==> flow/design.v <==
module mux4_1 #(parameter BIT_WIDTH = 32)
(
  input      [1:0]           sel,
  input      [BIT_WIDTH-1:0] in0,
  input      [BIT_WIDTH-1:0] in1,
  input      [BIT_WIDTH-1:0] in2,
  input      [BIT_WIDTH-1:0] in3,
  output reg [BIT_WIDTH-1:0] out 
);
always @(*) begin
  case (sel)
    2'b00: out = in0;
    2'b01: out = in1;
    2'b10: out = in2;
    2'b11: out = in3;
    default : out = 0;
  endcase
end
endmodule
module ALU(
  input  [31:0] a             ,   
  input  [31:0] b             ,   
  input  [3:0]  ALUSel        ,  
  output reg [31:0] alu_result,   
  output zero_flag             
  );
  parameter ALUadd  =  4'b0000;
  parameter ALUsub  =  4'b0001;
  parameter ALUsll  =  4'b0010;
  parameter ALUslt  =  4'b0011;
  parameter ALUsltu =  4'b0100;
  parameter ALUxor  =  4'b0101;
  parameter ALUsrl  =  4'b0110;
  parameter ALUsra  =  4'b0111;
  parameter ALUor   =  4'b1000;
  parameter ALUand  =  4'b1001;
  parameter ALUnop  =  4'b1111;
  assign zero_flag = (alu_result == 32'd0) ? 1'b1: 1'b0;
  always @(*)
    begin 
    case(ALUSel)
      ALUadd : alu_result = a + b;  
      ALUsub : alu_result = a - b;  
      ALUsll : alu_result = a << b[4:0];
      ALUslt : alu_result = $signed(a) < $signed(b);
      ALUsltu: alu_result = a < b;
      ALUxor : alu_result = a ^ b;
      ALUsrl : alu_result = a >> b[4:0];
      ALUsra : alu_result = ({32{a[31]}} << {6'd32 - {1'b0, a[4:0]}}) |
                (a >> b[4:0]);
      ALUor  : alu_result = a | b;
      ALUand : alu_result = a & b;
      ALUnop : alu_result = 0;
      default:alu_result = 0;  
    endcase
  end
endmodule
module Branch_Comparator
(
  input        BrUn    ,
  input  [31:0]ex_DataA,
  input  [31:0]ex_DataB,
  output  reg  BrEq    ,
  output  reg  BrLt     
);
always @(*) begin
  if (BrUn) begin
      BrEq = (ex_DataA == ex_DataB) ? 1'b1 : 1'b0;
      BrLt = (ex_DataA < ex_DataB) ? 1'b1 : 1'b0;
  end
  else begin
      BrEq = ($signed(ex_DataA) == $signed(ex_DataB)) ? 1'b1 : 1'b0;
      BrLt = ($signed(ex_DataA) <  $signed(ex_DataB)) ? 1'b1 : 1'b0;
  end
end
endmodule
module Imm_Gen (
  input     [31:0] inst       ,
  input     [2:0]  ImmSel     ,
  output reg[31:0] imm         
);
  always @(*) begin : proc_imm
    case (ImmSel)
      3'b000: imm = {{20{inst[31]}},inst[31:20]};
      3'b001: imm = {{20{inst[31]}},inst[31:25], inst[11:7]};
      3'b010: imm = {{20{inst[31]}}, inst[7], inst[30:25], inst[11:8], 1'b0};
      3'b011: imm = {{12{inst[31]}}, inst[19:12], inst[20], inst[30:21], 1'b0};
      3'b100: imm = {inst[31:12],12'b0};
      default : imm = 32'b0;
    endcase
  end
endmodule
module Control_Unit(
    input            clk    ,
    input            rst_n  ,
    input            BrEq   ,
    input            BrLT   ,
    input      [6:0] opcode ,
    input      [6:0] funct7 ,
    input      [2:0] funct3 ,
    output reg [2:0] ImmSel ,
    output reg [1:0] PCSel  ,
    output reg       BrUn   ,
    output reg       ASel   ,
    output reg       BSel   ,
    output reg       MemRW  ,
    output reg       RegWEn ,
    output reg [1:0] WBSel  ,
    output reg [3:0] ALUSel  
);
parameter ImmSelI = 3'b000;
parameter ImmSelS = 3'b001;
parameter ImmSelB = 3'b010;
parameter ImmSelJ = 3'b011;
parameter ImmSelU = 3'b100;
parameter ImmSelR = 3'b111;
parameter ALUadd  =  4'b0000;
parameter ALUsub  =  4'b0001;
parameter ALUsll  =  4'b0010;
parameter ALUslt  =  4'b0011;
parameter ALUsltu =  4'b0100;
parameter ALUxor  =  4'b0101;
parameter ALUsrl  =  4'b0110;
parameter ALUsra  =  4'b0111;
parameter ALUor   =  4'b1000;
parameter ALUand  =  4'b1001;
parameter ALUnop  =  4'b1111;
parameter NoP     = 7'b0000000;
parameter R       = 7'b0110011;
parameter addi    = 7'b0010011;
parameter lw      = 7'b0000011;
parameter sw      = 7'b0100011;
parameter SB      = 7'b1100011;
parameter jalr    = 7'b1100111;
parameter jal     = 7'b1101111;
parameter auipc   = 7'b0010111;
always @(*)
begin
    ImmSel      = ImmSelR;
    PCSel       = 0;
    BrUn        = 0;
    ASel        = 0;
    BSel        = 0;
    MemRW       = 0;
    RegWEn      = 0;
    WBSel       = 2'b00;
    ALUSel      = ALUnop;
    case(opcode)
    R:
        case(funct3)
        3'b000:
            case(funct7)
            7'b0000000:  
                begin
                    PCSel       = 0;  
                    ImmSel      = ImmSelR;
                    ASel        = 0;  
                    BSel        = 0;  
                    ALUSel      = ALUadd;
                    MemRW       = 0;  
                    RegWEn      = 1;
                    WBSel       = 2'b01;  
                end
            7'b0100000:  
                begin
                    PCSel       = 0;  
                    ImmSel      = ImmSelR;
                    ASel        = 0;  
                    BSel        = 0;  
                    ALUSel      = ALUsub;
                    MemRW       = 0;  
                    RegWEn      = 1;
                    WBSel       = 2'b01;  
                end
            endcase
        3'b001:  
            begin
                PCSel           = 0;  
                ImmSel          = ImmSelR;
                ASel            = 0;  
                BSel            = 0;  
                ALUSel          = ALUsll;
                MemRW           = 0; 
                RegWEn          = 1;
                WBSel           = 2'b01;  
            end
        3'b010:  
            begin
                PCSel           = 0;  
                ImmSel          = ImmSelR;
                ASel            = 0;  
                BSel            = 0;  
                ALUSel          = ALUslt;
                MemRW           = 0;  
                RegWEn          = 1;
                WBSel           = 2'b01;  
            end
        3'b011:  
            begin
                PCSel           = 0;  
                ImmSel          = ImmSelR;
                ASel            = 0;  
                BSel            = 0;  
                ALUSel          = ALUsltu;
                MemRW           = 0;  
                RegWEn          = 1;
                WBSel           = 2'b01;  
            end
        3'b100:  
            begin
                PCSel           = 0;  
                ImmSel          = ImmSelR;
                ASel            = 0;  
                BSel            = 0;  
                ALUSel          = ALUxor;
                MemRW           = 0;  
                RegWEn          = 1;
                WBSel           = 2'b01;  
            end
        3'b101:
            case(funct7)
            7'b0000000:  
                begin
                    PCSel       = 0;  
                    ImmSel      = ImmSelR;
                    ASel        = 0;  
                    BSel        = 0;  
                    ALUSel      = ALUsrl;
                    MemRW       = 0;  
                    RegWEn      = 1;
                    WBSel       = 2'b01;  
                end
            7'b0100000:  
                begin
                    PCSel       = 0;  
                    ImmSel      = ImmSelR;
                    ASel        = 0;  
                    BSel        = 0;  
                    ALUSel      = ALUsra;
                    MemRW       = 0;  
                    RegWEn      = 1;
                    WBSel       = 2'b01;  
                end
            endcase
        3'b110:  
            begin
                PCSel           = 0;  
                ImmSel          = ImmSelR;
                ASel            = 0;  
                BSel            = 0;  
                ALUSel          = ALUor;
                MemRW           = 0;  
                RegWEn          = 1;
                WBSel           = 2'b01;  
            end
        3'b111:  
            begin
                PCSel           = 0;  
                ImmSel          = ImmSelR;
                ASel            = 0;  
                BSel            = 0;  
                ALUSel          = ALUand;
                MemRW           = 0;  
                RegWEn          = 1;
                WBSel           = 2'b01;  
            end
        endcase
    addi:
        begin
            PCSel               = 0;  
            ImmSel              = ImmSelI;  
            ASel                = 0;  
            BSel                = 1;  
            ALUSel              = ALUadd;
            MemRW               = 0;  
            RegWEn              = 1;
            WBSel               = 2'b01;  
        end
    lw:
        begin
            PCSel               = 0;  
            ImmSel              = ImmSelI;  
            BrUn                = 1'b0;
            ASel                = 0;  
            BSel                = 1;  
            ALUSel              = ALUadd;
            MemRW               = 0;  
            RegWEn              = 1;
            WBSel               = 2'b00;  
            end
    sw:
        begin
            PCSel               = 0;  
            ImmSel              = ImmSelS;  
            BrUn                = 1'b0;
            ASel                = 0;  
            BSel                = 1;  
            ALUSel              = ALUadd;
            MemRW               = 1;  
            RegWEn              = 0;
            WBSel               = 2'b00;
            end
    SB:
        case(funct3)
        3'b000:  
            begin
                PCSel           = (BrEq) ? 1 : 0;  
                ImmSel          = ImmSelB;  
                ASel            = 1;  
                BSel            = 1;  
                ALUSel          = ALUadd;
                MemRW           = 0;  
                RegWEn          = 0;
                WBSel           = 2'b00;
            end
        3'b001:  
            begin
                PCSel           = (BrLT) ? 0 : 1;  
                ImmSel          = ImmSelB;  
                ASel            = 1;  
                BSel            = 1;  
                ALUSel          = ALUadd;
                MemRW           = 0;  
                RegWEn          = 0;
                WBSel           = 2'b00;
            end
        3'b100:  
            begin
                PCSel           = (BrLT) ? 1 : 0;  
                ImmSel          = ImmSelB;  
                BrUn            = 0;
                ASel            = 1;  
                BSel            = 1;  
                ALUSel          = ALUadd;
                MemRW           = 0; 
                RegWEn          = 0;
                WBSel           = 2'b00;
            end
        3'b101:  
            begin
                PCSel           = (BrLT) ? 1 : 0;  
                ImmSel          = ImmSelB;  
                BrUn            = 1;
                ASel            = 1;  
                BSel            = 1;  
                ALUSel          = ALUadd;
                MemRW           = 0;  
                RegWEn          = 0;
                WBSel           = 2'b00;
            end
        endcase
    jalr:
        begin
            PCSel               = 2;  
            ImmSel              = ImmSelI;  
            ASel                = 0;  
            BSel                = 1;  
            ALUSel              = ALUadd;
            MemRW               = 0;  
            RegWEn              = 1;
            WBSel               = 2'b10;  
        end
    jal:
        begin
            PCSel               = 2;  
            ImmSel              = ImmSelJ;  
            ASel                = 1;  
            BSel                = 1;  
            ALUSel              = ALUadd;
            MemRW               = 0;  
            RegWEn              = 1;
            WBSel               = 2'b10;  
        end
    auipc:
        begin
            PCSel               = 0;  
            ImmSel              = ImmSelU;  
            BrUn                = 1'b0;
            ASel                = 1;  
            BSel                = 1;  
            ALUSel              = ALUadd;
            MemRW               = 0;  
            RegWEn              = 1;
            WBSel               = 2'b01;  
        end
    default: ALUSel             = ALUnop;
    endcase
end
endmodule
module Forwarding_Unit(
      input  wire [4:0]  ex_rs1     ,
      input  wire [4:0]  ex_rs2     ,
      input  wire [4:0]  mem_rd     ,
      input  wire [4:0]  wb_rd      ,
      input              mem_RegWEn ,
      input              wb_RegWEn  ,
      input              mem_MemRW  ,
      output reg  [1:0]  ForwardASel,
      output reg  [1:0]  ForwardBSel 
  );
always @(*)
  begin
    if ((mem_RegWEn == 1)&&(mem_MemRW == 1)&&(mem_rd!=5'b00000)&&(mem_rd==ex_rs1))
      begin
        ForwardASel = 2'b10;
      end
    else
      begin
        ForwardASel = 2'b00;
      end
    if ((mem_RegWEn == 1)&&(mem_MemRW == 1)&&(mem_rd!= 5'b00000)&&(mem_rd==ex_rs2))
      begin
        ForwardBSel = 2'b10;
      end
    else
      begin
        ForwardBSel = 2'b00;
      end
    if ((wb_RegWEn == 1)&&(mem_MemRW == 0)&&(wb_rd!= 5'b00000)&&(wb_rd==ex_rs1))
      begin
        ForwardASel = 2'b01;
      end
    else
      begin
        ForwardASel = 2'b00;
      end
    if ((wb_RegWEn == 1)&&(mem_MemRW == 0)&&(wb_rd!= 5'b00000)&&(wb_rd==ex_rs2))
      begin
        ForwardBSel = 2'b01;
      end
    else
      begin
        ForwardBSel = 2'b00;
      end
  end
endmodule
module Hazard_Detection_Unit(
      input              clk            ,
      input              rst_n          ,
      input  wire[4:0]   id_rs1         ,
      input  wire[4:0]   id_rs2         ,
      input  wire[4:0]   ex_rd          ,
      input      [6:0]   opcode         ,
      input              ex_MemRW       ,
      output reg         PCWrite        ,
      output             Reg_IF_ID_Data  
);
parameter NoP     = 7'b0000000;
parameter R       = 7'b0110011;
parameter addi    = 7'b0010011;
parameter lw      = 7'b0000011;
parameter sw      = 7'b0100011;
parameter SB      = 7'b1100011;
parameter jalr    = 7'b1100111;
parameter jal     = 7'b1101111;
parameter auipc   = 7'b0010111;
  reg [1:0] cnt0    ;
  reg [1:0] cnt1    ;
  wire      cnt_en0 ;
  reg       cnt_en1 ;
  wire      PCWrite0;
  wire      PCWrite1;
  assign cnt_en0 = ((opcode == SB) || (opcode == jalr)) ? 1 : 0;
  assign PCWrite0= ((cnt0 == 1) || (cnt0 == 2)) ? 0 : 1;
  assign PCWrite1= (cnt1 == 1) ? 0 : 1;
  assign Reg_IF_ID_Data = ((cnt0 == 1) || (cnt0 == 2)) ? 0 : 1;
  always @(posedge clk or negedge rst_n) begin
    if(~rst_n) begin
      cnt0 <= 0;
    end else begin
      if (cnt_en0) begin
        if (cnt0 < 2) begin
          cnt0 <= cnt0 +1;
        end else cnt0 <= 0;
      end 
      else cnt0 <= 0;
    end
  end
  always @(posedge clk or negedge rst_n) begin
    if(~rst_n) begin
      cnt1 <= 0;
    end else begin
      if (cnt_en1) begin
        if (cnt1 < 1) begin
          cnt1 <= cnt1 +1;
        end else cnt1 <= 0;
      end 
      else cnt1 <= 0;
    end
  end
  always @(*) begin
    if((ex_MemRW == 0) && (ex_rd == id_rs1) && (ex_rd != 0)) begin
      cnt_en1          = 1;
    end
    else begin
      cnt_en1          = 0;
    end
    if((ex_MemRW == 0) && (ex_rd == id_rs2) && (ex_rd != 0)) begin
      cnt_en1          = 1;
    end
    else begin
      cnt_en1          = 0;
    end
  end
  always @(*) begin : proc_PCWrite
    if ((opcode == SB) || (opcode == jalr)) begin
      PCWrite = PCWrite0;
    end 
    else PCWrite = PCWrite1;
  end
endmodule
module Register_Array (
    input  wire               clk    ,
    input  wire               rst_n  ,
    input  wire               RegWEn ,
    input  wire [4:0]         AddrD  ,
    input  wire [31:0]        DataD  ,
    input  wire [4:0]         AddrA  ,
    output reg  [31:0]        DataA  ,
    input  wire [4:0]         AddrB  ,
    output reg  [31:0]        DataB   
);
    reg[31:0]  regs[0:31];
    always @ (posedge clk) begin
        if (!rst_n) begin
            regs[0]  <=0;
            regs [1] <=0;
            regs [2] <=0;
            regs [3] <=0;
            regs [4] <=0;
            regs [5] <=0;
            regs [6] <=0;
            regs [7] <=0;
            regs [8] <=0;
            regs [9] <=0;
            regs [10]<=0;
            regs [11]<=0;
            regs [12]<=0;
            regs [13]<=0;
            regs [14]<=0;
            regs [15]<=0;
            regs [16]<=0;
            regs [17]<=0;
            regs [18]<=0;
            regs [19]<=0;
            regs [20]<=0;
            regs [21]<=0;
            regs [22]<=0;
            regs [23]<=0;
            regs [24]<=0;
            regs [25]<=0;
            regs [26]<=0;
            regs [27]<=0;
            regs [28]<=0;
            regs [29]<=0;
            regs [30]<=0;
            regs [31]<=0;
        end
        else begin
            if (RegWEn && AddrD != 0) begin
                regs[AddrD] <= DataD;
            end
        end
    end
    always @ (*) begin
        if (!rst_n || AddrA == 0) begin
            DataA <= 0;
        end else if (!RegWEn && AddrA == AddrD) begin
            DataA <= DataD;
        end else begin
            DataA <= regs[AddrA];
        end
    end
    always @ (*) begin
        if (!rst_n || AddrB == 0) begin
            DataB <= 0;
        end else if (!RegWEn && AddrB == AddrD) begin
            DataB <= DataD;
        end else begin
            DataB <= regs[AddrB];
        end
    end
endmodule
module Reg_IF_ID (
  input  wire        clk    ,
  input  wire        rst_n  ,
  input  wire [31:0] if_pc  ,
  input  wire [31:0] if_inst,
  output reg  [31:0] id_pc  ,
  output reg  [31:0] id_inst 
);
  always @ (posedge clk or negedge rst_n) begin
    if (!rst_n) begin
      id_pc   <= 0;
      id_inst <= 0;
    end else begin
      id_pc   <= if_pc;
      id_inst <= if_inst;
    end
  end
endmodule  
module Reg_ID_EX (
  input  wire        clk        ,
  input  wire        rst_n      ,
  input  wire [31:0] id_inst    ,
  input  wire [31:0] id_pc      ,
  input  wire [31:0] id_DataA   ,
  input  wire [31:0] id_DataB   ,
  input  wire [4:0]  id_rd      ,
  input  wire [4:0]  id_rs1     ,
  input  wire [4:0]  id_rs2     ,
  input       [2:0]  id_ImmSel  ,
  input       [1:0]  id_PCSel   ,
  input              id_BrUn    ,
  input              id_ASel    ,
  input              id_BSel    ,
  input              id_MemRW   ,
  input              id_RegWEn  ,
  input       [1:0]  id_WBSel   ,
  input       [3:0]  id_ALUSel  ,
  input       [31:0] id_imm     ,
  output reg  [31:0] ex_inst    ,
  output reg  [31:0] ex_DataA   ,
  output reg  [31:0] ex_DataB   ,
  output reg  [31:0] ex_pc      ,
  output reg  [4:0]  ex_rd      ,
  output reg  [4:0]  ex_rs1     ,
  output reg  [4:0]  ex_rs2     ,
  output reg  [2:0]  ex_ImmSel  ,
  output reg  [31:0] ex_imm     ,
  output reg  [1:0]  ex_PCSel   ,
  output reg         ex_BrUn    ,
  output reg         ex_ASel    ,
  output reg         ex_BSel    ,
  output reg         ex_MemRW   ,
  output reg         ex_RegWEn  ,
  output reg  [1:0]  ex_WBSel   ,
  output reg  [3:0]  ex_ALUSel   
);
  always @ (posedge clk) begin
    if (!rst_n) begin
      ex_imm   <= 0;
      ex_inst  <= 0;
      ex_pc    <= 0;
      ex_DataA <= 0;
      ex_DataB <= 0;
      ex_PCSel <= 0;
      ex_BrUn  <= 0;
      ex_ASel  <= 0;
      ex_BSel  <= 0;
      ex_MemRW <= 0;
      ex_RegWEn<= 0;
      ex_rd    <= 0;
      ex_rs1   <= 0;
      ex_rs2   <= 0;
      ex_ALUSel<= 0;
      ex_ImmSel<= 0;
      ex_WBSel <= 0;
    end else if (1) begin
      ex_imm   <= id_imm   ;
      ex_inst  <= id_inst  ;
      ex_pc    <= id_pc    ;
      ex_DataA <= id_DataA ;
      ex_DataB <= id_DataB ;
      ex_PCSel <= id_PCSel ;
      ex_BrUn  <= id_BrUn  ;
      ex_ASel  <= id_ASel  ;
      ex_BSel  <= id_BSel  ;
      ex_MemRW <= id_MemRW ;
      ex_RegWEn<= id_RegWEn;
      ex_rd    <= id_rd    ;
      ex_rs1   <= id_rs1   ;
      ex_rs2   <= id_rs2   ;
      ex_ALUSel<= id_ALUSel;
      ex_ImmSel<= id_ImmSel;
      ex_WBSel <= id_WBSel ;
    end
  end
endmodule  
module Reg_EX_MEM (
  input  wire        clk        ,
  input  wire        rst_n      ,
  input  wire        ex_MemRW   ,
  input  wire        ex_RegWEn  ,
  input  wire [4:0]  ex_rd      ,
  input  wire [31:0] ex_pc      ,
  input  wire [31:0] ex_imm     ,
  input  wire [31:0] ex_DataB   ,
  input  wire [31:0] ex_ALU_out ,
  input  wire [1:0]  ex_WBSel   ,
  input  wire [4:0]  ex_rs2     ,
  output reg         mem_RegWEn ,
  output reg         mem_MemRW  ,
  output reg  [1:0]  mem_WBSel  ,
  output reg  [31:0] mem_imm    ,
  output reg  [4:0]  mem_rd     ,
  output reg  [4:0]  mem_rs2    ,
  output reg  [31:0] mem_ALU_out,
  output reg  [31:0] mem_DataB  ,
  output reg  [31:0] mem_pc      
);
  always @ (posedge clk) begin
    if (!rst_n) begin
      mem_RegWEn   <= 0;
      mem_pc       <= 0;
      mem_ALU_out  <= 0;
      mem_DataB    <= 0;
      mem_imm      <= 0;
      mem_MemRW    <= 0;
      mem_rd       <= 0;
      mem_WBSel    <= 0;
      mem_rs2      <= 0;
    end else if (1) begin
      mem_RegWEn   <= ex_RegWEn ;
      mem_pc       <= ex_pc     ;
      mem_ALU_out  <= ex_ALU_out;
      mem_DataB    <= ex_DataB  ;
      mem_imm      <= ex_imm    ;
      mem_MemRW    <= ex_MemRW  ;
      mem_rd       <= ex_rd     ;
      mem_WBSel    <= ex_WBSel  ;
      mem_rs2      <= ex_rs2    ;
    end
  end
endmodule  
module Reg_MEM_WB (
  input  wire        clk        ,
  input  wire        rst_n      ,
  input  wire        mem_RegWEn ,
  input  wire [4:0]  mem_rd     ,
  input  wire [31:0] mem_pc     ,
  input  wire [31:0] mem_imm    ,
  input  wire [31:0] mem_DataB  ,
  input  wire [31:0] mem_ALU_out,
  input  wire [31:0] mem_WBData ,
  output reg         wb_RegWEn  ,
  output reg  [31:0] wb_WBData  ,
  output reg  [4:0]  wb_rd      , 
  output reg  [31:0] wb_ALU_out , 
  output reg  [31:0] wb_DataB   , 
  output reg  [31:0] wb_pc      ,
  output reg  [31:0] wb_imm     
);
  always @ (posedge clk) begin
    if (!rst_n) begin
      wb_WBData   <= 0;
      wb_RegWEn   <= 0;
      wb_pc       <= 0;
      wb_ALU_out  <= 0;
      wb_DataB    <= 0;
      wb_imm      <= 0;
      wb_rd       <= 0;
    end
    else begin
      wb_WBData   <= mem_WBData ;
      wb_RegWEn   <= mem_RegWEn ;
      wb_pc       <= mem_pc     ;
      wb_ALU_out  <= mem_ALU_out;
      wb_DataB    <= mem_DataB  ;
      wb_imm      <= mem_imm    ;
      wb_rd       <= mem_rd     ;
    end
  end
endmodule  
module Reg_PC(
  input         clk             ,
  input         rst_n           ,
  input  [31:0] ALU_out         ,
  input  [31:0] jump_pc         ,
  input         PCWrite         , 
  input  [1:0]  PCSel           , 
  output [31:0] pc_next           
  );
  reg [31:0] pc_curr;
  wire[31:0] pc_plus_1;
  assign pc_plus_1 = pc_curr + 32'h0001;
  assign pc_next = PCWrite ? pc_curr : 0; 
  always @(posedge clk or negedge rst_n) begin : proc_pc
    if(~rst_n) begin
      pc_curr <= 0;
    end else begin
      if (PCWrite == 0) begin
        pc_curr <=  pc_curr;
      end
      else begin
        if (PCSel == 1) begin
          pc_curr <= ALU_out;
        end
        else begin
          if (PCSel == 0) begin
            pc_curr <= pc_plus_1;
          end
          else pc_curr <= jump_pc;
        end
      end
    end
  end
endmodule
module State_IF (
  input        clk         ,   
  input        rst_n       ,   
  input [31:0] ex_ALU_out  ,
  input        PCWrite     ,
  input [31:0] jump_pc     ,
  input [1:0]  PCSel       ,
  input [31:0] imem_rdata  ,
  output[31:0] instruction ,
  output[31:0] pc           
);
  wire [31:0] pc_next;
  assign pc = pc_next;
  Reg_PC Reg_PC_i
  (
  .clk         (clk        ),
  .rst_n       (rst_n      ),
  .ALU_out     (ex_ALU_out ),
  .jump_pc     (jump_pc    ),
  .PCWrite     (PCWrite    ),
  .PCSel       (PCSel      ),
  .pc_next     (pc_next    ) 
  );
  assign instruction = imem_rdata;
endmodule
module Execute_Unit(
  input        clk        ,
  input        rst_n      ,
  input        id_BrUn    ,
  input        id_ASel    ,
  input        id_BSel    ,
  input [31:0] ex_pc      ,
  input [31:0] mem_ALU_out,
  input [1:0]  ForwardASel, 
  input [1:0]  ForwardBSel, 
  input [31:0] ex_DataA   ,
  input [31:0] ex_DataB   ,
  input [31:0] imm        ,
  input [31:0] wb_WBData  ,
  input [3:0]  ex_ALUSel      ,
  output[31:0] ex_ALU_out     ,
  output       ex_BrEq        ,
  output       ex_BrLT        ,
  output[31:0] ex_ForwardDataB 
);
  wire [31:0] ALU_DataA   ;
  wire [31:0] ALU_DataB   ;
  wire [31:0] ForwardDataA;
  wire [31:0] ForwardDataB;
  wire zero_flag;
  assign ex_ForwardDataB = ForwardDataB;
  assign ALU_DataA = id_ASel ? ex_pc : ForwardDataA;
  assign ALU_DataB = id_BSel ? imm   : ForwardDataB;
  mux4_1 ForwardA_mux
  (
  .sel(ForwardASel ),
  .in0(ex_DataA    ),
  .in1(wb_WBData   ),
  .in2(mem_ALU_out ),
  .in3(32'd0       ),
  .out(ForwardDataA) 
  );
  mux4_1 ForwardB_mux
  (
  .sel(ForwardBSel ),
  .in0(ex_DataB    ),
  .in1(wb_WBData   ),
  .in2(mem_ALU_out ),
  .in3(32'd0       ),
  .out(ForwardDataB) 
  );
  Branch_Comparator Branch_Comparator_i
  (
  .BrUn       (id_BrUn    ),
  .ex_DataA   (ex_DataA   ),
  .ex_DataB   (ex_DataB   ),
  .BrEq       (ex_BrEq    ),
  .BrLt       (ex_BrLT    ) 
  );
  ALU ALU_Unit
  (
  .a          (ALU_DataA   ),
  .b          (ALU_DataB   ),
  .ALUSel     (ex_ALUSel   ),
  .alu_result (ex_ALU_out  ),
  .zero_flag  (zero_flag   ) 
  );
endmodule
module Risc_32_bit
(
  input         clk       ,
  input         rst_n     ,
  output [31:0] imem_addr ,
  input  [31:0] imem_rdata,
  output [31:0] dmem_addr ,
  output [31:0] dmem_wdata,
  output        dmem_we   ,
  input  [31:0] dmem_rdata
);
  parameter ImmSelI = 3'b000;
  parameter ImmSelS = 3'b001;
  parameter ImmSelB = 3'b010;
  parameter ImmSelJ = 3'b011;
  parameter ImmSelU = 3'b100;
  parameter ImmSelR = 3'b111;
  wire [31:0] if_inst;
  wire [31:0] if_pc  ;
  wire [31:0] id_pc    ;
  wire [6:0]  id_opcode;
  wire [31:0] id_inst  ;
  wire [4:0]  id_rd    ;
  wire [4:0]  id_rs1   ;
  wire [4:0]  id_rs2   ;
  wire [2:0]  id_funct3;
  wire [6:0]  id_funct7;
  wire [2:0]  id_ImmSel;
  wire [31:0] id_imm   ;
  wire [1:0]  id_PCSel ;
  wire        id_BrUn  ;
  wire        id_ASel  ;
  wire        id_BSel  ;
  wire        id_MemRW ;
  wire        id_RegWEn;
  wire [1:0]  id_WBSel ;
  wire [3:0]  id_ALUSel;
  wire [31:0] id_DataA ;
  wire [31:0] id_DataB ;
  wire [31:0] id_jump_pc;
  wire [31:0] ex_imm         ;
  wire        ex_we          ;
  wire [31:0] ex_DataA       ;
  wire [31:0] ex_DataB       ;
  wire [31:0] ex_pc          ;
  wire [4:0]  ex_rd          ;
  wire [4:0]  ex_rs1         ;
  wire [4:0]  ex_rs2         ;
  wire [2:0]  ex_ImmSel      ;
  wire        ex_BrEq        ;
  wire        ex_BrLT        ;
  wire [1:0]  ex_PCSel       ;
  wire        ex_BrUn        ;
  wire        ex_ASel        ;
  wire        ex_BSel        ;
  wire        ex_MemRW       ;
  wire        ex_RegWEn      ;
  wire [1:0]  ex_WBSel       ;
  wire [3:0]  ex_ALUSel      ;
  wire [31:0] ex_inst        ;
  wire [31:0] ex_ALU_out     ;
  wire [31:0] ex_ForwardDataB;
  wire        mem_RegWEn ;
  wire        mem_MemRW  ;
  wire [4:0]  mem_rd     ;
  wire [31:0] mem_imm    ;
  wire [31:0] mem_ALU_out;
  wire [31:0] mem_DataB  ;
  wire [31:0] mem_pc     ;
  wire [31:0] mem_WBData ;
  wire [1:0]  mem_WBSel  ;
  wire [4:0]  mem_rs2    ;
  wire        wb_RegWEn  ;
  wire [4:0]  wb_rd      ;
  wire [31:0] wb_ALU_out ;
  wire [31:0] wb_DataB   ;
  wire [31:0] wb_pc      ;
  wire [31:0] wb_WBData  ;
  wire [31:0] wb_imm     ;
  wire        PCWrite    ;
  wire        Reg_IF_ID_Data  ;
  wire [1:0]  ForwardASel;
  wire [1:0]  ForwardBSel;
  State_IF State_IF_if
  (
  .clk        (clk         ),
  .rst_n      (rst_n       ),
  .ex_ALU_out (ex_ALU_out  ),
  .PCWrite    (PCWrite     ),
  .jump_pc    (id_jump_pc  ),
  .PCSel      (id_PCSel    ),
  .imem_rdata (imem_rdata  ),
  .instruction(if_inst     ),
  .pc         (if_pc       ) 
  );
  assign imem_addr = if_pc;
  Reg_IF_ID Reg_IF_ID_i
  (
  .clk    (clk    ),
  .rst_n  (rst_n  ),
  .if_pc  (if_pc  ),
  .if_inst(if_inst),
  .id_pc  (id_pc  ),
  .id_inst(id_inst) 
  );
  assign id_opcode = id_inst[6:0];
  assign id_rd     = ((id_ImmSel != ImmSelS) || (id_ImmSel != ImmSelB)) ? id_inst[11:7] : 0;
  assign id_rs1    = ((id_ImmSel != ImmSelJ) || (id_ImmSel != ImmSelU)) ? id_inst[19:15]: 0;
  assign id_rs2    = ((id_ImmSel == ImmSelR) || (id_ImmSel == ImmSelB) || (id_ImmSel== ImmSelS)) ? id_inst[24:20] : 0; 
  assign id_funct3 = id_inst[14:12];
  assign id_funct7 = id_inst[31:25];
  assign id_jump_pc= (id_ImmSel == ImmSelB) ? (id_pc + id_imm) : 0;
  Control_Unit Control_Unit_i
  (
   .clk        (clk        ),
   .rst_n      (rst_n      ),
   .funct7     (id_funct7  ),
   .funct3     (id_funct3  ),
   .BrEq       (ex_BrEq    ),
   .BrLT       (ex_BrLT    ),
   .ImmSel     (id_ImmSel  ),
   .opcode     (id_opcode  ),
   .PCSel      (id_PCSel   ),
   .BrUn       (id_BrUn    ),
   .ASel       (id_ASel    ),
   .BSel       (id_BSel    ),
   .RegWEn     (id_RegWEn  ),
   .MemRW      (id_MemRW   ),
   .WBSel      (id_WBSel   ),
   .ALUSel     (id_ALUSel  ) 
  );
  Register_Array Register_Array_i
  (
  .clk          (clk       ),
  .rst_n        (rst_n     ),
  .RegWEn       (wb_RegWEn ),
  .AddrD        (wb_rd     ),
  .DataD        (wb_WBData ),
  .AddrA        (id_rs1    ),
  .AddrB        (id_rs2    ),
  .DataA        (id_DataA  ),
  .DataB        (id_DataB  ) 
  );
  Imm_Gen ImmGen_i
  (
  .inst       (id_inst    ),
  .ImmSel     (id_ImmSel  ),
  .imm        (id_imm     ) 
  );
  Reg_ID_EX Reg_ID_EX
  (
  .clk      (clk      ),
  .rst_n    (rst_n    ),
  .id_inst  (id_inst  ),
  .id_pc    (id_pc    ),
  .id_DataA (id_DataA ),
  .id_DataB (id_DataB ),
  .id_rd    (id_rd    ),
  .id_rs1   (id_rs1   ),
  .id_rs2   (id_rs2   ),
  .id_imm   (id_imm   ),
  .id_ImmSel(id_ImmSel),
  .id_PCSel (id_PCSel ),
  .id_BrUn  (id_BrUn  ),
  .id_ASel  (id_ASel  ),
  .id_BSel  (id_BSel  ),
  .id_MemRW (id_MemRW ),
  .id_RegWEn(id_RegWEn),
  .id_WBSel (id_WBSel ),
  .id_ALUSel(id_ALUSel),
  .ex_inst  (ex_inst  ),
  .ex_DataA (ex_DataA ),
  .ex_DataB (ex_DataB ),
  .ex_pc    (ex_pc    ),
  .ex_rd    (ex_rd    ),
  .ex_rs1   (ex_rs1   ),
  .ex_rs2   (ex_rs2   ),
  .ex_imm   (ex_imm   ),
  .ex_ImmSel(ex_ImmSel),
  .ex_PCSel (ex_PCSel ),
  .ex_BrUn  (ex_BrUn  ),
  .ex_ASel  (ex_ASel  ),
  .ex_BSel  (ex_BSel  ),
  .ex_MemRW (ex_MemRW ),
  .ex_RegWEn(ex_RegWEn),
  .ex_WBSel (ex_WBSel ),
  .ex_ALUSel(ex_ALUSel) 
  );
  Execute_Unit Execute_Unit_i
  (
  .clk            (clk            ),
  .rst_n          (rst_n          ),
  .id_BrUn        (ex_BrUn        ),
  .id_ASel        (ex_ASel        ),
  .id_BSel        (ex_BSel        ),
  .ex_pc          (ex_pc          ),
  .mem_ALU_out    (mem_ALU_out    ),
  .ForwardASel    (ForwardASel    ),
  .ForwardBSel    (ForwardBSel    ),
  .ex_DataA       (ex_DataA       ),
  .ex_DataB       (ex_DataB       ),
  .imm            (ex_imm         ),
  .wb_WBData      (wb_WBData      ),
  .ex_ALUSel      (ex_ALUSel      ),
  .ex_ALU_out     (ex_ALU_out     ),
  .ex_ForwardDataB(ex_ForwardDataB),
  .ex_BrEq        (ex_BrEq        ),
  .ex_BrLT        (ex_BrLT        ) 
  );
  Reg_EX_MEM Reg_EX_MEM
  (
  .clk        (clk        ),
  .rst_n      (rst_n      ),
  .ex_RegWEn  (ex_RegWEn  ),
  .ex_imm     (ex_imm     ),
  .ex_MemRW   (ex_MemRW   ),
  .ex_rd      (ex_rd      ),
  .ex_rs2     (ex_rs2     ),
  .ex_pc      (ex_pc      ),
  .ex_DataB   (ex_DataB   ),
  .ex_ALU_out (ex_ALU_out ),
  .ex_WBSel   (ex_WBSel   ),
  .mem_imm    (mem_imm    ),
  .mem_RegWEn (mem_RegWEn ),
  .mem_MemRW  (mem_MemRW  ),
  .mem_rd     (mem_rd     ),
  .mem_rs2    (mem_rs2    ),
  .mem_ALU_out(mem_ALU_out),
  .mem_DataB  (mem_DataB  ),
  .mem_pc     (mem_pc     ),
  .mem_WBSel  (mem_WBSel  ) 
  );
  wire [31:0] DataB_out;
  assign dmem_addr  = mem_ALU_out;
  assign dmem_wdata = ex_ForwardDataB;
  assign dmem_we    = mem_MemRW;
  assign DataB_out  = (mem_MemRW == 0) ? dmem_rdata : 32'd0;
  Reg_MEM_WB Reg_MEM_WB_i
  (
  .clk        (clk        ),
  .rst_n      (rst_n      ),
  .mem_RegWEn (mem_RegWEn ),
  .mem_rd     (mem_rd     ),
  .mem_pc     (mem_pc     ),
  .mem_imm    (mem_imm    ),
  .mem_WBData (mem_WBData ),
  .mem_DataB  (DataB_out  ),  
  .mem_ALU_out(mem_ALU_out),
  .wb_imm     (wb_imm     ),
  .wb_RegWEn  (wb_RegWEn  ),
  .wb_rd      (wb_rd      ),
  .wb_ALU_out (wb_ALU_out ),
  .wb_DataB   (wb_DataB   ),
  .wb_WBData  (wb_WBData  ),
  .wb_pc      (wb_pc      ) 
  );
  wire [31:0] mem_pc_plus_1 = mem_pc + 32'h0001;
  mux4_1 WBMux_i
  (
  .sel(mem_WBSel    ),
  .in0(DataB_out    ),
  .in1(mem_ALU_out  ),
  .in2(mem_pc_plus_1),
  .in3(32'd0        ),
  .out(mem_WBData    ) 
  );
  Hazard_Detection_Unit Hazard_Detection_Unit_i
  (
  .clk            (clk           ),
  .rst_n          (rst_n         ),
  .opcode         (id_opcode     ),
  .id_rs1         (id_rs1        ),
  .id_rs2         (id_rs2        ),
  .ex_rd          (ex_rd         ),
  .ex_MemRW       (ex_MemRW      ),
  .PCWrite        (PCWrite       ),
  .Reg_IF_ID_Data (Reg_IF_ID_Data) 
  );
  Forwarding_Unit Forwarding_Unit_i
  (
  .ex_rs1     (ex_rs1     ),
  .ex_rs2     (ex_rs2     ),
  .mem_rd     (mem_rd     ),
  .wb_rd      (wb_rd      ),
  .mem_RegWEn (mem_RegWEn ),
  .wb_RegWEn  (wb_RegWEn  ),
  .mem_MemRW  (mem_MemRW  ),
  .ForwardASel(ForwardASel),
  .ForwardBSel(ForwardBSel) 
  );
endmodule
Wiki page: Risc_32_bit / tool data

### From RTL to reports: Risc_32_bit

Tool output for the design above before and after an edit, in the order of the flow.
Lines under "before" count in the file above, lines under "after" in the edited file.
"difference": "after" minus "before" as printed here. "rel. change": 100 x difference / "before".
Operators: Yosys type, input widths -> output width; for muxes data width and select width s.
Cell names lack the library's common part.
A cell with -- has no value.

* top: Risc_32_bit
* clock: clk
* cell library: sky130hd
* timing corner: tt_025C_1v80

### Diff

Unified diff, file above to edited file.
The edited RTL no longer does the same as the RTL above: the edit was made by script, with no optimisation intended.

```diff
@@ -981,4 +981,6 @@
   );
   assign imem_addr = if_pc;
+  wire [31:0] id_pc_m, id_pc_s;
+  wire [31:0] id_inst_m, id_inst_s;
   Reg_IF_ID Reg_IF_ID_i
   (
@@ -987,7 +989,11 @@
   .if_pc  (if_pc  ),
   .if_inst(if_inst),
-  .id_pc  (id_pc  ),
-  .id_inst(id_inst) 
-  );
+  .id_pc  (id_pc_m  ),
+  .id_inst(id_inst_m) 
+  );
+  Reg_IF_ID Reg_IF_ID_i_x (.clk(clk), .rst_n(rst_n), .if_pc(if_pc), .if_inst(~if_inst),
+      .id_pc(id_pc_s), .id_inst(id_inst_s));
+  assign id_pc = id_pc_m ^ id_pc_s;
+  assign id_inst = id_inst_m ^ id_inst_s;
   assign id_opcode = id_inst[6:0];
   assign id_rd     = ((id_ImmSel != ImmSelS) || (id_ImmSel != ImmSelB)) ? id_inst[11:7] : 0;
```

### Elaborated design

Source: Yosys, flattened and elaborated, memories not mapped. Widths are those after wreduce. Registers that Yosys merges into a memory's read port (data or address) are not register bits. Print and check cells do not count.
Memory sizes are those after Yosys's memory passes, which may raise the word count (mostly to a power of two), join words into wider ones and drop unused or constant bits.

Storage and ports
* register bits: before 365, after 397, difference +32, rel. change +8.77%
* memory bits (writable): before 1024, after 1024, difference 0, rel. change 0.00%
* memory cells: before 1, after 1, difference 0, rel. change 0.00%
* elaborated cells: before 220, after 224, difference +4, rel. change +1.82%

Cells by class
* $add $sub $neg: before 8, after 8, difference 0, rel. change 0.00%
* magnitude comparators: before 6, after 6, difference 0, rel. change 0.00%
* equality and inequality tests: before 54, after 54, difference 0, rel. change 0.00%
* shifts and indexed selects: before 3, after 3, difference 0, rel. change 0.00%
* mux-type cells: before 66, after 66, difference 0, rel. change 0.00%
* bitwise operators: before 7, after 10, difference +3, rel. change +42.86%
* reduce/logical cells: before 47, after 47, difference 0, rel. change 0.00%

Operator list
* $xor 32x32->32: before 1, after 3, difference +2, rel. change +200.00%
* $not 32->32: before 0, after 1, difference +1

Operator kinds equal on both sides are left out: 67.

### Logic depth

Longest topological path by Yosys (ltp), each cell counted once; first at word level (registers and memories cut), then after technology mapping (sequential cells cut; the memories' decode and read muxes count).

Logic depth
* depth after elaboration: before 13, after 14, difference +1, rel. change +7.69%
* ABC_AREA: before 0, after 0
* gate-level depth with buffers: before 25, after 23, difference -2, rel. change -8.00%

### After synthesis

Source: synth_stat.txt of the flow (Yosys; design flattened, memories mapped). It holds for the ABC_AREA given above (unset counts as 0); a run with the other value may have another netlist.

Mapped netlist
* mapped cells: before 7082, after 7267, difference +185, rel. change +2.61%
* synthesis area (mm^2): before 0.0785691, after 0.077956, difference -0.0006131, rel. change -0.78%
* flip-flop cells: before 1395, after 1331, difference -64, rel. change -4.59%
* buffers: before 671, after 654, difference -17, rel. change -2.53%

Cells by type
* nor2_1: before 355, after 522, difference +167, rel. change +47.04%
* and2_1: before 1105, after 943, difference -162, rel. change -14.66%
* a21oi_1: before 259, after 381, difference +122, rel. change +47.10%
* mux2_2: before 148, after 52, difference -96, rel. change -64.86%
* a22oi_1: before 13, after 103, difference +90, rel. change +692.31%
* a311oi_1: before 85, after 8, difference -77, rel. change -90.59%
* nor3_1: before 128, after 203, difference +75, rel. change +58.59%
* dfxtp_1: before 271, after 207, difference -64, rel. change -23.62%
* nand3_1: before 199, after 146, difference -53, rel. change -26.63%
* a31oi_1: before 21, after 74, difference +53, rel. change +252.38%
* mux2i_1: before 240, after 292, difference +52, rel. change +21.67%
* nand4_1: before 65, after 35, difference -30, rel. change -46.15%
* a32o_1: before 29, after 0, difference -29, rel. change -100.00%
* a222oi_1: before 27, after 2, difference -25, rel. change -92.59%
* o21ai_0: before 201, after 224, difference +23, rel. change +11.44%
* nor4_1: before 40, after 62, difference +22, rel. change +55.00%
* a221oi_1: before 32, after 54, difference +22, rel. change +68.75%
* o21ai_1: before 5, after 27, difference +22, rel. change +440.00%

Cell types equal on both sides are left out: 20.
Not every row of either side is listed.
By module: a second synthesis without flattening, with its own total; a netlist apart from the flattened one above.

Second synthesis, totals
* cell total of the unflattened synthesis: before 7732, after 7881, difference +149, rel. change +1.93%
* area (unflattened synthesis) (mm^2): before 0.092032, after 0.0942141, difference +0.0021821, rel. change +2.37%

Rows give one instance, submodules left out.

By module, before
* Register_Array: instances 1, cells 3869, area 0.0550666 mm^2, seq. area 0.0307495 mm^2
* ALU: instances 1, cells 1425, area 0.0100571 mm^2, seq. area 0 mm^2
* Reg_ID_EX: instances 1, cells 403, area 0.005255 mm^2, seq. area 0.0038237 mm^2
* Reg_MEM_WB: instances 1, cells 350, area 0.0045469 mm^2, seq. area 0.0033232 mm^2
* Reg_EX_MEM: instances 1, cells 299, area 0.0038625 mm^2, seq. area 0.0028427 mm^2
* Risc_32_bit: instances 1, cells 449, area 0.0029566 mm^2, seq. area 0 mm^2
* Reg_PC: instances 1, cells 325, area 0.0025612 mm^2, seq. area 0.0008008 mm^2
* mux4_1: instances 3, cells 39, area 0.0008145 mm^2, seq. area 0 mm^2
* Reg_IF_ID: instances 1, cells 64, area 0.0016015 mm^2, seq. area 0.0016015 mm^2
* Execute_Unit: instances 1, cells 73, area 0.0010923 mm^2, seq. area 0 mm^2
* Branch_Comparator: instances 1, cells 114, area 0.0008083 mm^2, seq. area 0 mm^2
* Control_Unit: instances 1, cells 84, area 0.0005718 mm^2, seq. area 0 mm^2
* Imm_Gen: instances 1, cells 73, area 0.0004942 mm^2, seq. area 0 mm^2
* Hazard_Detection_Unit: instances 1, cells 35, area 0.0003228 mm^2, seq. area 0.0001001 mm^2

before: Modules not listed: 2.

By module, after
* Register_Array: instances 1, cells 3869, area 0.0550666 mm^2, seq. area 0.0307495 mm^2
* ALU: instances 1, cells 1425, area 0.0100571 mm^2, seq. area 0 mm^2
* Reg_ID_EX: instances 1, cells 403, area 0.005255 mm^2, seq. area 0.0038237 mm^2
* Reg_MEM_WB: instances 1, cells 350, area 0.0045469 mm^2, seq. area 0.0033232 mm^2
* Reg_EX_MEM: instances 1, cells 299, area 0.0038625 mm^2, seq. area 0.0028427 mm^2
* Risc_32_bit: instances 1, cells 534, area 0.0035371 mm^2, seq. area 0 mm^2
* Reg_IF_ID: instances 2, cells 64, area 0.0016015 mm^2, seq. area 0.0016015 mm^2
* Reg_PC: instances 1, cells 325, area 0.0025612 mm^2, seq. area 0.0008008 mm^2
* mux4_1: instances 3, cells 39, area 0.0008145 mm^2, seq. area 0 mm^2
* Execute_Unit: instances 1, cells 73, area 0.0010923 mm^2, seq. area 0 mm^2
* Branch_Comparator: instances 1, cells 114, area 0.0008083 mm^2, seq. area 0 mm^2
* Control_Unit: instances 1, cells 84, area 0.0005718 mm^2, seq. area 0 mm^2
* Imm_Gen: instances 1, cells 73, area 0.0004942 mm^2, seq. area 0 mm^2
* Hazard_Detection_Unit: instances 1, cells 35, area 0.0003228 mm^2, seq. area 0.0001001 mm^2

after: Modules not listed: 2.

### Worst setup path after synthesis

Path of least setup slack by OpenSTA after synthesis, without wires, with an ideal clock, recovery checks aside; 20% of the period is set as input and as output delay. Where synthesis merged equal registers, the netlist keeps one of their names.

Path after synthesis
* path kind: before register to register, after input to register
* from: before register Reg_MEM_WB_i.wb_rd[3], after input rst_n
* to: before register State_IF_if.Reg_PC_i.pc_curr[29], after memory Register_Array_i.regs[16][0]
* period (ps): before 8500, after 8500, difference 0, rel. change 0.00%
* time at the first pin (ps): before 0, after 1700, difference +1700
* arrival (ps): before 5785, after 4951, difference -834, rel. change -14.42%
* required time (ps): before 8382, after 8034, difference -348, rel. change -4.15%
* path slack (ps): before 2597, after 3083, difference +486
* path delay (ps): before 5903, after 3717, difference -2186, rel. change -37.03%
* stages: before 22, after 6, difference -16, rel. change -72.73%
* synthesis period reached (ps): before 5903, after 5417, difference -486, rel. change -8.23%

"path delay" is the arrival time less input delay plus setup time.
"stages" counts driving pins, that of a launching flip-flop among them; a cell with two outputs on the path counts twice.
"synthesis period reached" = period - worst setup slack (recovery checks aside). The figure is calculated, with input and output delays left at 20% of the set period.
The rows between start and end are the longest chain of elaborated cells between them; the timing report does not say that the signal goes this way. Where chains are equally long, one stands for them.
A line is the first line of the expression or statement that the cell stems from. Yosys adds cells for indexed reads and writes and turns some case tables into memories.
A register here has more assigning lines than the two given.

On the way, after synthesis, before:
* cells stage by stage: dfxtp_1 -> or3_1 -> buf_2 -> o311a_1 -> nand2_1 -> clkbuf_1 -> buf_1 -> mux2_2 -> mux2_2 -> ha_1 -> clkbuf_1 -> or4_1 -> nor4_1 -> nand2_1 -> o31a_1 -> o211ai_1 -> a311oi_1 -> o31a_1 -> o31ai_1 -> mux2i_1 -> or4_1 -> a21o_1

RTL lines, path after synthesis, before
* start: declaration: line 738 `output reg  [4:0]  wb_rd      ,`
* start: assignment: line 752 `wb_rd       <= 0;`
* start: assignment: line 761 `wb_rd       <= mem_rd     ;`
* end: assignment: line 783 `pc_curr <=  pc_curr;`
* end: assignment: line 787 `pc_curr <= ALU_out;`
* end: declaration: line 774 `reg [31:0] pc_curr;`

before: No chain of elaborated cells between the ends is given.
after: Only ways into the end's enable, where the timed path ends, are counted here.

On the way, after synthesis, after:
* cells stage by stage: clkbuf_1 -> nand2_1 -> or3_1 -> clkbuf_1 -> clkbuf_1 -> o21ai_0
* cells in the longest elaborated chain: 1

RTL lines, path after synthesis, after
* start: declaration: line 890 `input         rst_n     ,`
* $mux 5: line 525 `if (!rst_n) begin`
* end: declaration: line 523 `reg[31:0]  regs[0:31];`

### Worst path after layout

Path of least setup slack in the final report of the runs of pair A (OpenROAD, finished layout, wires in). Where an end is a register, its clock arrival counts in the times.
The path's times are printed in steps of 10 ps; the period is the one set.

Path post-layout
* path kind: before register to register, after register to register
* from: before register Reg_MEM_WB_i.wb_rd[3], after register Reg_MEM_WB_i.wb_rd[1]
* to: before register State_IF_if.Reg_PC_i.pc_curr[20], after register State_IF_if.Reg_PC_i.pc_curr[31]
* period (ps): before 8500, after 8500, difference 0, rel. change 0.00%
* time at the first pin (ps): before 820, after 810, difference -10, rel. change -1.22%
* arrival (ps): before 8400, after 7530, difference -870, rel. change -10.36%
* required time (ps): before 9160, after 9170, difference +10, rel. change +0.11%
* path slack (ps): before 760, after 1640, difference +880
* stages: before 19, after 19, difference 0, rel. change 0.00%

The rows between start and end are the longest chain of elaborated cells between them; the timing report does not say that the signal goes this way. Where chains are equally long, one stands for them.
A register here has more assigning lines than the two given.

On the way, post-layout, before:
* cells stage by stage: dfxtp_1 -> or3_1 -> o311a_1 -> buf_4 -> nand2_2 -> a211oi_2 -> inv_1 -> fa_1 -> o21bai_1 -> a21oi_1 -> o31ai_1 -> a41o_1 -> a31oi_1 -> o21ba_2 -> a221oi_1 -> o32ai_1 -> nor4_1 -> o32ai_1 -> a22o_1
* cells in the longest elaborated chain: 12

RTL lines, path post-layout, before
* start: declaration: line 738 `output reg  [4:0]  wb_rd      ,`
* start: assignment: line 752 `wb_rd       <= 0;`
* start: assignment: line 761 `wb_rd       <= mem_rd     ;`
* $reduce_bool 5->1: line 419 `if ((wb_RegWEn == 1)&&(mem_MemRW == 0)&&(wb_rd!= 5'b00000)&&(wb_rd==ex_rs1))`
* $logic_and 1x1->1 (2 in a row): line 419
* $mux 1: line 419
* $eq 1x2->1: line 11 `case (sel)`
* $pmux 32 s4: line 11
* $mux 32: line 850 `assign ALU_DataA = id_ASel ? ex_pc : ForwardDataA;`
* $sub 6x5->6: line 49 `ALUsra : alu_result = ({32{a[31]}} << {6'd32 - {1'b0, a[4:0]}}) |`
* $shl 32x6->32: line 49
* $or 32x32->32: line 49
* $pmux 32 s10: line 41 `case(ALUSel)`
* $mux 32: line 786 `if (PCSel == 1) begin`
* end: assignment: line 783 `pc_curr <=  pc_curr;`
* end: assignment: line 787 `pc_curr <= ALU_out;`
* end: declaration: line 774 `reg [31:0] pc_curr;`

On the way, post-layout, after:
* cells stage by stage: dfxtp_1 -> or4_4 -> o211ai_4 -> nor3_1 -> nor3_1 -> buf_4 -> ha_1 -> nor4_1 -> o21ai_0 -> nand4b_1 -> a21oi_1 -> a21boi_0 -> buf_4 -> o21a_1 -> a2111oi_1 -> nor3_1 -> mux2i_1 -> nor4_1 -> o21ai_1
* cells in the longest elaborated chain: 12

RTL lines, path post-layout, after
* start: declaration: line 738 `output reg  [4:0]  wb_rd      ,`
* start: assignment: line 752 `wb_rd       <= 0;`
* start: assignment: line 761 `wb_rd       <= mem_rd     ;`
* $reduce_bool 5->1: line 419 `if ((wb_RegWEn == 1)&&(mem_MemRW == 0)&&(wb_rd!= 5'b00000)&&(wb_rd==ex_rs1))`
* $logic_and 1x1->1 (2 in a row): line 419
* $mux 1: line 419
* $eq 1x2->1: line 11 `case (sel)`
* $pmux 32 s4: line 11
* $mux 32: line 850 `assign ALU_DataA = id_ASel ? ex_pc : ForwardDataA;`
* $sub 6x5->6: line 49 `ALUsra : alu_result = ({32{a[31]}} << {6'd32 - {1'b0, a[4:0]}}) |`
* $shl 32x6->32: line 49
* $or 32x32->32: line 49
* $pmux 32 s10: line 41 `case(ALUSel)`
* $mux 32: line 786 `if (PCSel == 1) begin`
* end: assignment: line 783 `pc_curr <=  pc_curr;`
* end: assignment: line 787 `pc_curr <= ALU_out;`
* end: declaration: line 774 `reg [31:0] pc_curr;`

### Measured runs

Runs of the flow (Yosys, OpenROAD) on both versions; the two runs of a pair have the same settings. The constraints put input and output delay at 20% of the set period each and load the outputs with 0.01 pF.

Flow settings, pair A:
* CORE_UTILIZATION: 40
* period_ns: 8.5
* CAP_MARGIN: 20
* CORE_MARGIN: 2
* SLEW_MARGIN: 20

Final reports, pair A
* area of the synthesized netlist (mm^2): before 0.0785691, after 0.077956, difference -0.0006131, rel. change -0.78%
* area of the die (mm^2): before 0.199983, after 0.198439, difference -0.001544, rel. change -0.77%
* standard-cell area after layout (mm^2): before 0.0888365, after 0.0880882, difference -0.0007483, rel. change -0.84%
* utilization after layout: before 0.456, after 0.453, difference -0.003
* worst slack on setup checks (ps): before 757, after 1641, difference +884
* summed negative setup slack (ps): before 0, after 0, difference 0
* worst hold slack (ps): before 410, after 443, difference +33
* overall power (W): before 0.017787, after 0.019667, difference +0.001880, rel. change +10.57%
* clock period achieved (ps): before 7743, after 6859, difference -884, rel. change -11.42%

Flow settings, pair B:
* ABC_AREA: 0
* CELL_PAD_IN_SITES_DETAIL_PLACEMENT: 1
* CORE_ASPECT_RATIO: 0.74
* CORE_MARGIN: 7
* CORE_UTILIZATION: 40
* CTS_CLUSTER_DIAMETER: 81
* CTS_CLUSTER_SIZE: 86
* PLACE_DENSITY_LB_ADDON: 0.29
* SETUP_SLACK_MARGIN: 1.17
* period_ns: 4.79
* CAP_MARGIN: 20
* SLEW_MARGIN: 20

Final reports, pair B
* area of the synthesized netlist (mm^2): before 0.0785691, after 0.077956, difference -0.0006131, rel. change -0.78%
* area of the die (mm^2): before 0.209168, after 0.207586, difference -0.001582, rel. change -0.76%
* standard-cell area after layout (mm^2): before 0.0950925, after 0.0957931, difference +0.0007006, rel. change +0.74%
* utilization after layout: before 0.489, after 0.494, difference +0.005
* worst slack on setup checks (ps): before -882, after -437, difference +445
* summed negative setup slack (ps): before -24259, after -8661, difference +15598
* overall power (W): before 0.028718, after 0.034206, difference +0.005488, rel. change +19.11%
* clock period achieved (ps): before 5672, after 5227, difference -445, rel. change -7.85%

By "clock period achieved" is meant the clock period of the run minus its worst setup slack. This is arithmetic on one report: input and output delays are still those of the set period (20% each).
By "overall power" is meant OpenSTA's value without simulated activity: inputs other than the clock are taken to toggle once in ten clock periods, and the tool carries that through the logic.
